==> flow/design.v <==
module ALU #(
    parameter DATA_W = 32
)
(
    input                       i_clk,    
    input                       i_rst_n,  
    input                       i_valid,  
    input [DATA_W - 1 : 0]      i_A,      
    input [DATA_W - 1 : 0]      i_B,      
    input [         2 : 0]      i_inst,   
    output [2*DATA_W - 1 : 0]   o_data,   
    output                      o_done    
);
    parameter S_IDLE           = 2'd0;
    parameter S_ONE_CYCLE_OP   = 2'd1;
    parameter S_MULTI_CYCLE_OP = 2'd2;
    reg  [         1: 0] state, state_nxt;  
    reg  [  DATA_W-1: 0] operand_a, operand_a_nxt;
    reg  [  DATA_W-1: 0] operand_b, operand_b_nxt;
    reg  [         2: 0] inst, inst_nxt;
    wire [  DATA_W-1: 0] add_buf, sub_buf;
    reg  [  2*DATA_W: 0] shift_reg, shift_reg_nxt;
    reg                  done, done_nxt;
    reg  [         4: 0] counter;
    assign add_buf = operand_a + operand_b;
    assign sub_buf = operand_a - operand_b;
    assign o_data = shift_reg[ 2*DATA_W-1: 0];
    assign o_done = done;
    always @(*) begin
        if (i_valid) begin
            operand_a_nxt = i_A;
            operand_b_nxt = i_B;
            inst_nxt      = i_inst;
        end
        else begin
            operand_a_nxt = operand_a;
            operand_b_nxt = operand_b;
            inst_nxt      = inst;
        end
    end
    always @(*) begin
        case(state)
            S_IDLE           :  begin
                if (i_valid) state_nxt = (i_inst >= 6 ) ? S_MULTI_CYCLE_OP : S_ONE_CYCLE_OP;
                else state_nxt = state;
            end
            S_ONE_CYCLE_OP   :  state_nxt = S_IDLE;
            S_MULTI_CYCLE_OP :  state_nxt = (counter == 31) ? S_IDLE : state;           
            default : state_nxt = state;
        endcase
    end
    always @(posedge i_clk) begin 
        counter <= (state == S_MULTI_CYCLE_OP) ? counter + 5'd1 : 5'd0;
    end
    always @(*) begin
        shift_reg_nxt = shift_reg;
        case (state)
            S_IDLE          : begin
                shift_reg_nxt = 65'b0;
                done_nxt = 1'b0;
            end
            S_ONE_CYCLE_OP  : begin
                case (inst)
                    3'd0    : begin
                        if ((operand_a[DATA_W-1] == 1) && (operand_b[DATA_W-1] == 1) && (add_buf[DATA_W-1] == 0))
                            shift_reg_nxt[31:0] = {1'b1, 31'b0};
                        else if ((operand_a[DATA_W-1] == 0) && (operand_b[DATA_W-1] == 0) && (add_buf[DATA_W-1] == 1))
                            shift_reg_nxt[31:0] = {1'b0, {31{1'b1}}};
                        else
                            shift_reg_nxt[31:0] = add_buf;
                    end
                    3'd1    : begin
                        if ((operand_a[DATA_W-1] == 1) && (operand_b[DATA_W-1] == 0) && (sub_buf[DATA_W-1] == 0))
                            shift_reg_nxt[31:0] = {1'b1, 31'b0};
                        else if ((operand_a[DATA_W-1] == 0) && (operand_b[DATA_W-1] == 1) && (sub_buf[DATA_W-1] == 1))
                            shift_reg_nxt[31:0] = {1'b0, {31{1'b1}}};
                        else
                            shift_reg_nxt[31:0] = sub_buf;
                    end
                    3'd2    : shift_reg_nxt[31:0] = operand_a & operand_b;
                    3'd3    : shift_reg_nxt[31:0] = operand_a | operand_b;
                    3'd4    : shift_reg_nxt[31:0] = ($signed(operand_a) < $signed(operand_b)) ? 32'd1 : 32'd0;
                    3'd5    : shift_reg_nxt[31:0] = $signed(operand_a) >>> $signed(operand_b);
                    default : shift_reg_nxt[31:0] = shift_reg[31:0];
                endcase
                shift_reg_nxt[64:32] = 33'b0;
                done_nxt = 1'b1;
            end
            S_MULTI_CYCLE_OP: begin
                case (inst)
                    3'd6    : begin
                        if (counter == 0)
                            shift_reg_nxt[31:0] = operand_a;
                        else
                            shift_reg_nxt[31:0] = shift_reg[31:0];
                        if(shift_reg_nxt[0] == 1)
                            shift_reg_nxt[64:32] = shift_reg[63:32] + operand_b;
                        else
                            shift_reg_nxt[64:32] = shift_reg[63:32];
                        shift_reg_nxt = shift_reg_nxt >> 1;
                        if (counter == 31) 
                            done_nxt = 1'b1;
                        else 
                            done_nxt = 1'b0;
                    end
                    3'd7    :begin
                        if (counter == 0) begin
                            if ((operand_b == 1) && (operand_a[31] == 1)) begin
                                shift_reg_nxt[31:1] = operand_a[30:0];
                                shift_reg_nxt[32] = 0;
                                shift_reg_nxt[0] = 1;
                            end
                            else begin
                                shift_reg_nxt[32:1] = operand_a;
                                shift_reg_nxt[0] = 0;
                            end
                            shift_reg_nxt[63:33] = shift_reg[63:33];
                        end
                        else begin
                            if (shift_reg[63:32] >= operand_b) begin
                                shift_reg_nxt[63:32] = shift_reg[63:32] - operand_b;
                                shift_reg_nxt[0] = 1;
                            end
                            else begin
                                shift_reg_nxt[63:32] = shift_reg[63:32];
                                shift_reg_nxt[0] = 0;
                            end
                            shift_reg_nxt[31:1] = shift_reg[31:1];
                        end
                        if (counter == 31) 
                            done_nxt = 1'b1;
                        else begin
                            shift_reg_nxt = shift_reg_nxt << 1;
                            done_nxt = 1'b0;
                        end
                    end
                    default :begin
                        shift_reg_nxt = shift_reg;
                        done_nxt = done;
                    end
                endcase
            end
            default : begin
                shift_reg_nxt = shift_reg;
                done_nxt = 1'b0;
            end
        endcase
    end
    always @(posedge i_clk or negedge i_rst_n) begin
        if(!i_rst_n) begin 
            done <= 0;
        end
        else begin
            done <= done_nxt;
        end
    end
    always @(posedge i_clk or negedge i_rst_n) begin
        if (!i_rst_n) begin
            state       <= S_IDLE;
            operand_a   <= 0;
            operand_b   <= 0;
            inst        <= 0;
            shift_reg   <= 0;
        end
        else begin
            state       <= state_nxt;
            operand_a   <= operand_a_nxt;
            operand_b   <= operand_b_nxt;
            inst        <= inst_nxt;
            shift_reg   <= shift_reg_nxt;
        end
    end
endmodule
Ticket comment

== Tool chain data of ALU ==
Tool output for the design above before and after an edit, in the order of the flow.
"before" refers to lines of the RTL above, "after" to lines of the edited file.
"change": "after" minus "before" as printed here.
Library cell names are shortened.
Not given: n/a

* Top: ALU
* Clock: i_clk
* Standard-cell library: sky130hd
* Timing corner: tt_025C_1v80

== The edit ==
Unified diff, file above to edited file.
The edited RTL no longer does the same as the RTL above: the edit was made by script, with no optimisation intended.

<pre>
@@ -46,5 +46,5 @@
             end
             S_ONE_CYCLE_OP   :  state_nxt = S_IDLE;
-            S_MULTI_CYCLE_OP :  state_nxt = (counter == 31) ? S_IDLE : state;           
+            S_MULTI_CYCLE_OP :  state_nxt = state;           
             default : state_nxt = state;
         endcase
</pre>

== Elaborated design ==
Yosys after proc, flatten, opt, wreduce and memory -nomap, before mapping. Memory bits, and registers merged into a memory's read port (data or address), are not among the register bits. Print and check cells are not counted.

{| class="wikitable"
|+ Word-level totals
! element !! before !! after !! change
|-
| flip-flop bits (word level) || 139 || 139 || 0
|-
| output and inout bits || 65 || 65 || 0
|-
| cells after elaboration || 86 || 85 || -1
|}

{| class="wikitable"
|+ Cells by class
! element !! before !! after !! change
|-
| add/subtract/negate cells || 5 || 5 || 0
|-
| $lt $le $gt $ge || 3 || 3 || 0
|-
| equality and inequality tests || 15 || 14 || -1
|-
| shift operators || 1 || 1 || 0
|-
| mux-type cells || 29 || 28 || -1
|-
| bitwise gates (word level) || 6 || 6 || 0
|-
| reductions and logical operators || 19 || 20 || +1
|}

{| class="wikitable"
|+ Operators by type and width
! kind !! before !! after !! change
|-
| two-way mux 2 bit || 3 || 2 || -1
|-
| != test 2 bit with constant B || 2 || 1 || -1
|-
| AND reduction 3 bit || 2 || 1 || -1
|-
| case mux 2 bit (select 3 bit) || 1 || 0 || -1
|-
| AND reduction 2 bit || 1 || 2 || +1
|-
| nonzero test 2 bit || 1 || 2 || +1
|-
| case mux 2 bit (select 2 bit) || 0 || 1 || +1
|}

Operator kinds equal on both sides are left out: 36.

== Depth ==
Longest topological path by Yosys (ltp), each cell counted once; first at word level (registers and memories cut), then after technology mapping (sequential cells cut; the memories' decode and read muxes count).

{| class="wikitable"
|+ Depth
! element !! before !! after !! change
|-
| word-level depth || 7 || 7 || 0
|-
| ABC_AREA || 0 || 0 || n/a
|-
| gate-level depth with buffers || 18 || 17 || -1
|-
| mapped depth without buffers || 14 || 14 || 0
|}

== Netlist ==
Yosys stat after the flow's synthesis: flattened, memories mapped to cells. It holds for the ABC_AREA given above (unset counts as 0); a run with the other value may have another netlist.

{| class="wikitable"
|+ Synthesis totals
! element !! before !! after !! change
|-
| standard cells after synthesis || 2,456 || 2,456 || 0
|-
| mapped area (sq um) || 18,427.7 || 18,087.3 || -340.4
|-
| sequential part of the area (sq um) || 3,479.6 || 3,479.6 || 0.0
|-
| mapped flip-flops || 140 || 140 || 0
|-
| buffer cells || 177 || 180 || +3
|}

{| class="wikitable"
|+ Cell types
! cell !! before !! after !! change
|-
| clkbuf_1 || 92 || 133 || +41
|-
| a21oi_1 || 239 || 279 || +40
|-
| o21ai_0 || 259 || 224 || -35
|-
| nand2_1 || 315 || 282 || -33
|-
| nor2_1 || 183 || 212 || +29
|-
| o31ai_2 || 21 || 0 || -21
|-
| nor3_1 || 30 || 48 || +18
|-
| buf_4 || 16 || 0 || -16
|-
| buf_2 || 47 || 33 || -14
|-
| nand3_1 || 71 || 58 || -13
|-
| o21ai_1 || 15 || 2 || -13
|-
| nor2b_1 || 17 || 28 || +11
|-
| inv_2 || 13 || 2 || -11
|-
| mux2i_1 || 45 || 54 || +9
|-
| a221o_1 || 20 || 29 || +9
|-
| nor4_1 || 15 || 24 || +9
|-
| o21a_1 || 8 || 17 || +9
|-
| a21o_1 || 15 || 23 || +8
|}

Cell types equal on both sides are left out: 14.
The list need not be complete.

== Timing after synthesis ==
OpenSTA on the mapped netlist: ideal clock, no wires. The path of least setup slack (recovery checks aside). Input and output delay are each 20% of the period. Register names are those of the netlist, which keeps one name where synthesis merged equal registers.

{| class="wikitable"
|+ Timing path post-synthesis
! element !! before !! after !! change
|-
| path type || reg-to-reg || reg-to-reg || n/a
|-
| start point || reg operand_b[1] || reg operand_b[1] || n/a
|-
| end point || reg shift_reg[11] || reg shift_reg[62] || n/a
|-
| clock period (ns) || 7.0 || 7.0 || 0.0
|-
| library setup time (ns) || 0.130 || 0.068 || -0.062
|-
| data arrival time (ns) || 3.713 || 4.051 || +0.338
|-
| setup slack (ns) || 3.157 || 2.880 || -0.277
|-
| path delay (ns) || 3.843 || 4.119 || +0.276
|-
| driving pins on the path || 18 || 15 || -3
|-
| period reached after synthesis (ns) || 3.843 || 4.12 || +0.277
|}

"path delay" = arrival - input delay + setup time.
"driving pins on the path": output pins that drive a net of the path, with the launching flip-flop's if there is one; two outputs of one cell count as two.
"period reached after synthesis" = period - worst setup slack (recovery checks aside). The figure is calculated, with input and output delays left at 20% of the set period.
Between the ends stands the longest chain of elaborated cells between them, by number of cells; it is not shown to be the way that was timed. Of several equally long chains one is given.
A line is the first line of the expression or statement that the cell stems from. Yosys adds cells for indexed reads and writes and turns some case tables into memories.

Between the ends, post-synthesis, before:
* Path through: dfrtp_1 > buf_2 > inv_1 > buf_2 > buf_1 > ha_1 > o21bai_1 > o2111ai_2 > a31oi_4 > nand3_4 > a31oi_4 > or4_4 > nand4_1 > and2_1 > buf_6 > buf_12 > a2111oi_2 > o31ai_2
* Cells in the longest elaborated chain: 6

{| class="wikitable"
|+ RTL lines, path post-synthesis, before
! element !! line !! source
|-
| from (decl) || 19 || <nowiki>reg  [  DATA_W-1: 0] operand_b, operand_b_nxt;</nowiki>
|-
| from (assign) || 161 || <nowiki>operand_b   <= 0;</nowiki>
|-
| from (assign) || 168 || <nowiki>operand_b   <= operand_b_nxt;</nowiki>
|-
| subtractor 32 bit || 26 || <nowiki>assign sub_buf = operand_a - operand_b;</nowiki>
|-
| logical AND 1 bit || 75 || <nowiki>else if ((operand_a[DATA_W-1] == 0) && (operand_b[DATA_W-1] == 1) && (sub_buf[DATA_W-1] == 1))</nowiki>
|-
| two-way mux 32 bit || 75 ||
|-
| two-way mux 32 bit || 73 || <nowiki>if ((operand_a[DATA_W-1] == 1) && (operand_b[DATA_W-1] == 0) && (sub_buf[DATA_W-1] == 0))</nowiki>
|-
| case mux 32 bit (select 6 bit) || 63 || <nowiki>case (inst)</nowiki>
|-
| case mux 32 bit (select 3 bit) || 57 || <nowiki>case (state)</nowiki>
|-
| to (assign) || 163 || <nowiki>shift_reg   <= 0;</nowiki>
|-
| to (assign) || 170 || <nowiki>shift_reg   <= shift_reg_nxt;</nowiki>
|-
| to (decl) || 22 || <nowiki>reg  [  2*DATA_W: 0] shift_reg, shift_reg_nxt;</nowiki>
|}

Between the ends, post-synthesis, after:
* Path through: dfrtp_1 > inv_1 > buf_1 > clkbuf_1 > ha_1 > nor2b_1 > o31ai_1 > a211oi_1 > or2_2 > a311oi_1 > o31ai_1 > xnor2_1 > a2111o_1 > a311o_1 > nand3_1
* Cells in the longest elaborated chain: 6

{| class="wikitable"
|+ RTL lines, path post-synthesis, after
! element !! line !! source
|-
| from (decl) || 19 || <nowiki>reg  [  DATA_W-1: 0] operand_b, operand_b_nxt;</nowiki>
|-
| from (assign) || 161 || <nowiki>operand_b   <= 0;</nowiki>
|-
| from (assign) || 168 || <nowiki>operand_b   <= operand_b_nxt;</nowiki>
|-
| subtractor 32 bit || 121 || <nowiki>shift_reg_nxt[63:32] = shift_reg[63:32] - operand_b;</nowiki>
|-
| two-way mux 32 bit || 120 || <nowiki>if (shift_reg[63:32] >= operand_b) begin</nowiki>
|-
| two-way mux 31 bit || 107 || <nowiki>if (counter == 0) begin</nowiki>
|-
| two-way mux 64 bit || 130 || <nowiki>if (counter == 31)</nowiki>
|-
| case mux 64 bit (select 2 bit) || 90 || <nowiki>case (inst)</nowiki>
|-
| case mux 32 bit (select 2 bit) || 57 || <nowiki>case (state)</nowiki>
|-
| to (assign) || 163 || <nowiki>shift_reg   <= 0;</nowiki>
|-
| to (assign) || 170 || <nowiki>shift_reg   <= shift_reg_nxt;</nowiki>
|-
| to (decl) || 22 || <nowiki>reg  [  2*DATA_W: 0] shift_reg, shift_reg_nxt;</nowiki>
|}

== Path in the finished layout ==
From the final timing report of the runs of set A: the path of least setup slack in the routed layout; clock arrival at registers is part of the times.

{| class="wikitable"
|+ Timing path post-layout
! element !! before !! after !! change
|-
| path type || reg-to-reg || reg-to-reg || n/a
|-
| start point || reg operand_b[5] || reg operand_b[4] || n/a
|-
| end point || reg shift_reg[25] || reg shift_reg[1] || n/a
|-
| clock period (ns) || 5.15 || 5.15 || 0.00
|-
| library setup time (ns) || 0.07 || 0.14 || +0.07
|-
| data arrival time (ns) || 4.85 || 4.90 || +0.05
|-
| setup slack (ns) || 0.72 || 0.59 || -0.13
|-
| driving pins on the path || 14 || 14 || 0
|}

Between the ends stands the longest chain of elaborated cells between them, by number of cells; it is not shown to be the way that was timed. Of several equally long chains one is given.

Between the ends, post-layout, before:
* Path through: dfrtp_1 > clkinv_1 > buf_4 > ha_1 > o21ai_1 > a21oi_1 > o2111ai_2 > a2111oi_4 > o21ai_2 > nand2_2 > xnor2_1 > a31oi_1 > o221ai_1 > nand3_1
* Cells in the longest elaborated chain: 6

{| class="wikitable"
|+ RTL lines, path post-layout, before
! element !! line !! source
|-
| from (decl) || 19 || <nowiki>reg  [  DATA_W-1: 0] operand_b, operand_b_nxt;</nowiki>
|-
| from (assign) || 161 || <nowiki>operand_b   <= 0;</nowiki>
|-
| from (assign) || 168 || <nowiki>operand_b   <= operand_b_nxt;</nowiki>
|-
| subtractor 32 bit || 26 || <nowiki>assign sub_buf = operand_a - operand_b;</nowiki>
|-
| logical AND 1 bit || 75 || <nowiki>else if ((operand_a[DATA_W-1] == 0) && (operand_b[DATA_W-1] == 1) && (sub_buf[DATA_W-1] == 1))</nowiki>
|-
| two-way mux 32 bit || 75 ||
|-
| two-way mux 32 bit || 73 || <nowiki>if ((operand_a[DATA_W-1] == 1) && (operand_b[DATA_W-1] == 0) && (sub_buf[DATA_W-1] == 0))</nowiki>
|-
| case mux 32 bit (select 6 bit) || 63 || <nowiki>case (inst)</nowiki>
|-
| case mux 32 bit (select 3 bit) || 57 || <nowiki>case (state)</nowiki>
|-
| to (assign) || 163 || <nowiki>shift_reg   <= 0;</nowiki>
|-
| to (assign) || 170 || <nowiki>shift_reg   <= shift_reg_nxt;</nowiki>
|-
| to (decl) || 22 || <nowiki>reg  [  2*DATA_W: 0] shift_reg, shift_reg_nxt;</nowiki>
|}

Between the ends, post-layout, after:
* Path through: dfrtp_1 > inv_2 > ha_1 > nor2_1 > a211oi_1 > a21oi_1 > o21bai_1 > a211oi_4 > a31oi_4 > mux2i_4 > buf_4 > a21oi_1 > a211oi_1 > o21ai_0
* Cells in the longest elaborated chain: 7

{| class="wikitable"
|+ RTL lines, path post-layout, after
! element !! line !! source
|-
| from (decl) || 19 || <nowiki>reg  [  DATA_W-1: 0] operand_b, operand_b_nxt;</nowiki>
|-
| from (assign) || 161 || <nowiki>operand_b   <= 0;</nowiki>
|-
| from (assign) || 168 || <nowiki>operand_b   <= operand_b_nxt;</nowiki>
|-
| equality test 32 x 1 -> 1 bit || 108 || <nowiki>if ((operand_b == 1) && (operand_a[31] == 1)) begin</nowiki>
|-
| logical AND 1 bit || 108 ||
|-
| two-way mux 1 bit || 108 ||
|-
| two-way mux 1 bit || 107 || <nowiki>if (counter == 0) begin</nowiki>
|-
| two-way mux 64 bit || 130 || <nowiki>if (counter == 31)</nowiki>
|-
| case mux 64 bit (select 2 bit) || 90 || <nowiki>case (inst)</nowiki>
|-
| case mux 32 bit (select 3 bit) || 57 || <nowiki>case (state)</nowiki>
|-
| to (assign) || 163 || <nowiki>shift_reg   <= 0;</nowiki>
|-
| to (assign) || 170 || <nowiki>shift_reg   <= shift_reg_nxt;</nowiki>
|-
| to (decl) || 22 || <nowiki>reg  [  2*DATA_W: 0] shift_reg, shift_reg_nxt;</nowiki>
|}

== Layout results ==
Runs of the flow (Yosys, OpenROAD) on both versions; the two runs of a pair have the same settings. The constraints put input and output delay at 20% of the set period each and load the outputs with 0.01 pF.

Settings, set A:
* CORE_UTILIZATION: 40
* period_ns: 5.15
* CAP_MARGIN: 20
* CORE_MARGIN: 2
* SLEW_MARGIN: 20

{| class="wikitable"
|+ Measured results, set A
! element !! before !! after !! change
|-
| synthesized cell area (sq um) || 18,427.7 || 18,087.3 || -340.4
|-
| die outline area (sq um) || 47,801.3 || 46,935.1 || -866.2
|-
| standard-cell area of the final layout (sq um) || 20,709.9 || 20,604.8 || -105.1
|-
| utilization (%) || 45.6 || 46.4 || +0.8
|-
| setup slack of the worst path (ns) || 0.724 || 0.593 || -0.131
|-
| post-route setup TNS (ns) || 0.000 || 0.000 || 0.000
|-
| post-route worst hold slack (ns) || 0.452 || 0.443 || -0.009
|-
| total power after layout (W) || 0.008928 || 0.009696 || +0.000768
|-
| reached clock period (ns) || 4.426 || 4.557 || +0.131
|}

Settings, set B:
* CORE_ASPECT_RATIO: 0.74
* CORE_UTILIZATION: 15
* GPL_ROUTABILITY_DRIVEN: 0
* HOLD_SLACK_MARGIN: -0.06
* MAX_ROUTING_LAYER: met4
* MIN_ROUTING_LAYER: met2
* PLACE_DENSITY_LB_ADDON: 0.01
* period_ns: 7.84
* CAP_MARGIN: 20
* CORE_MARGIN: 2
* SLEW_MARGIN: 20

{| class="wikitable"
|+ Measured results, set B
! element !! before !! after !! change
|-
| synthesized cell area (sq um) || 18,427.7 || 18,087.3 || -340.4
|-
| die outline area (sq um) || 125,702.0 || 123,408.0 || -2,294.0
|-
| standard-cell area of the final layout (sq um) || 21,983.6 || 21,902.3 || -81.3
|-
| utilization (%) || 18.0 || 18.3 || +0.3
|-
| setup slack of the worst path (ns) || 1.684 || 2.348 || +0.664
|-
| post-route setup TNS (ns) || 0.000 || 0.000 || 0.000
|-
| post-route worst hold slack (ns) || 0.460 || 0.462 || +0.002
|-
| total power after layout (W) || 0.006581 || 0.006873 || +0.000292
|-
| reached clock period (ns) || 6.156 || 5.492 || -0.664
|}

"reached clock period" = clock period - worst setup slack. The figure is calculated, with input and output delays left at 20% of the set period.
"total power after layout" rests on the timing tool's default activity at the inputs, not on a simulated workload.
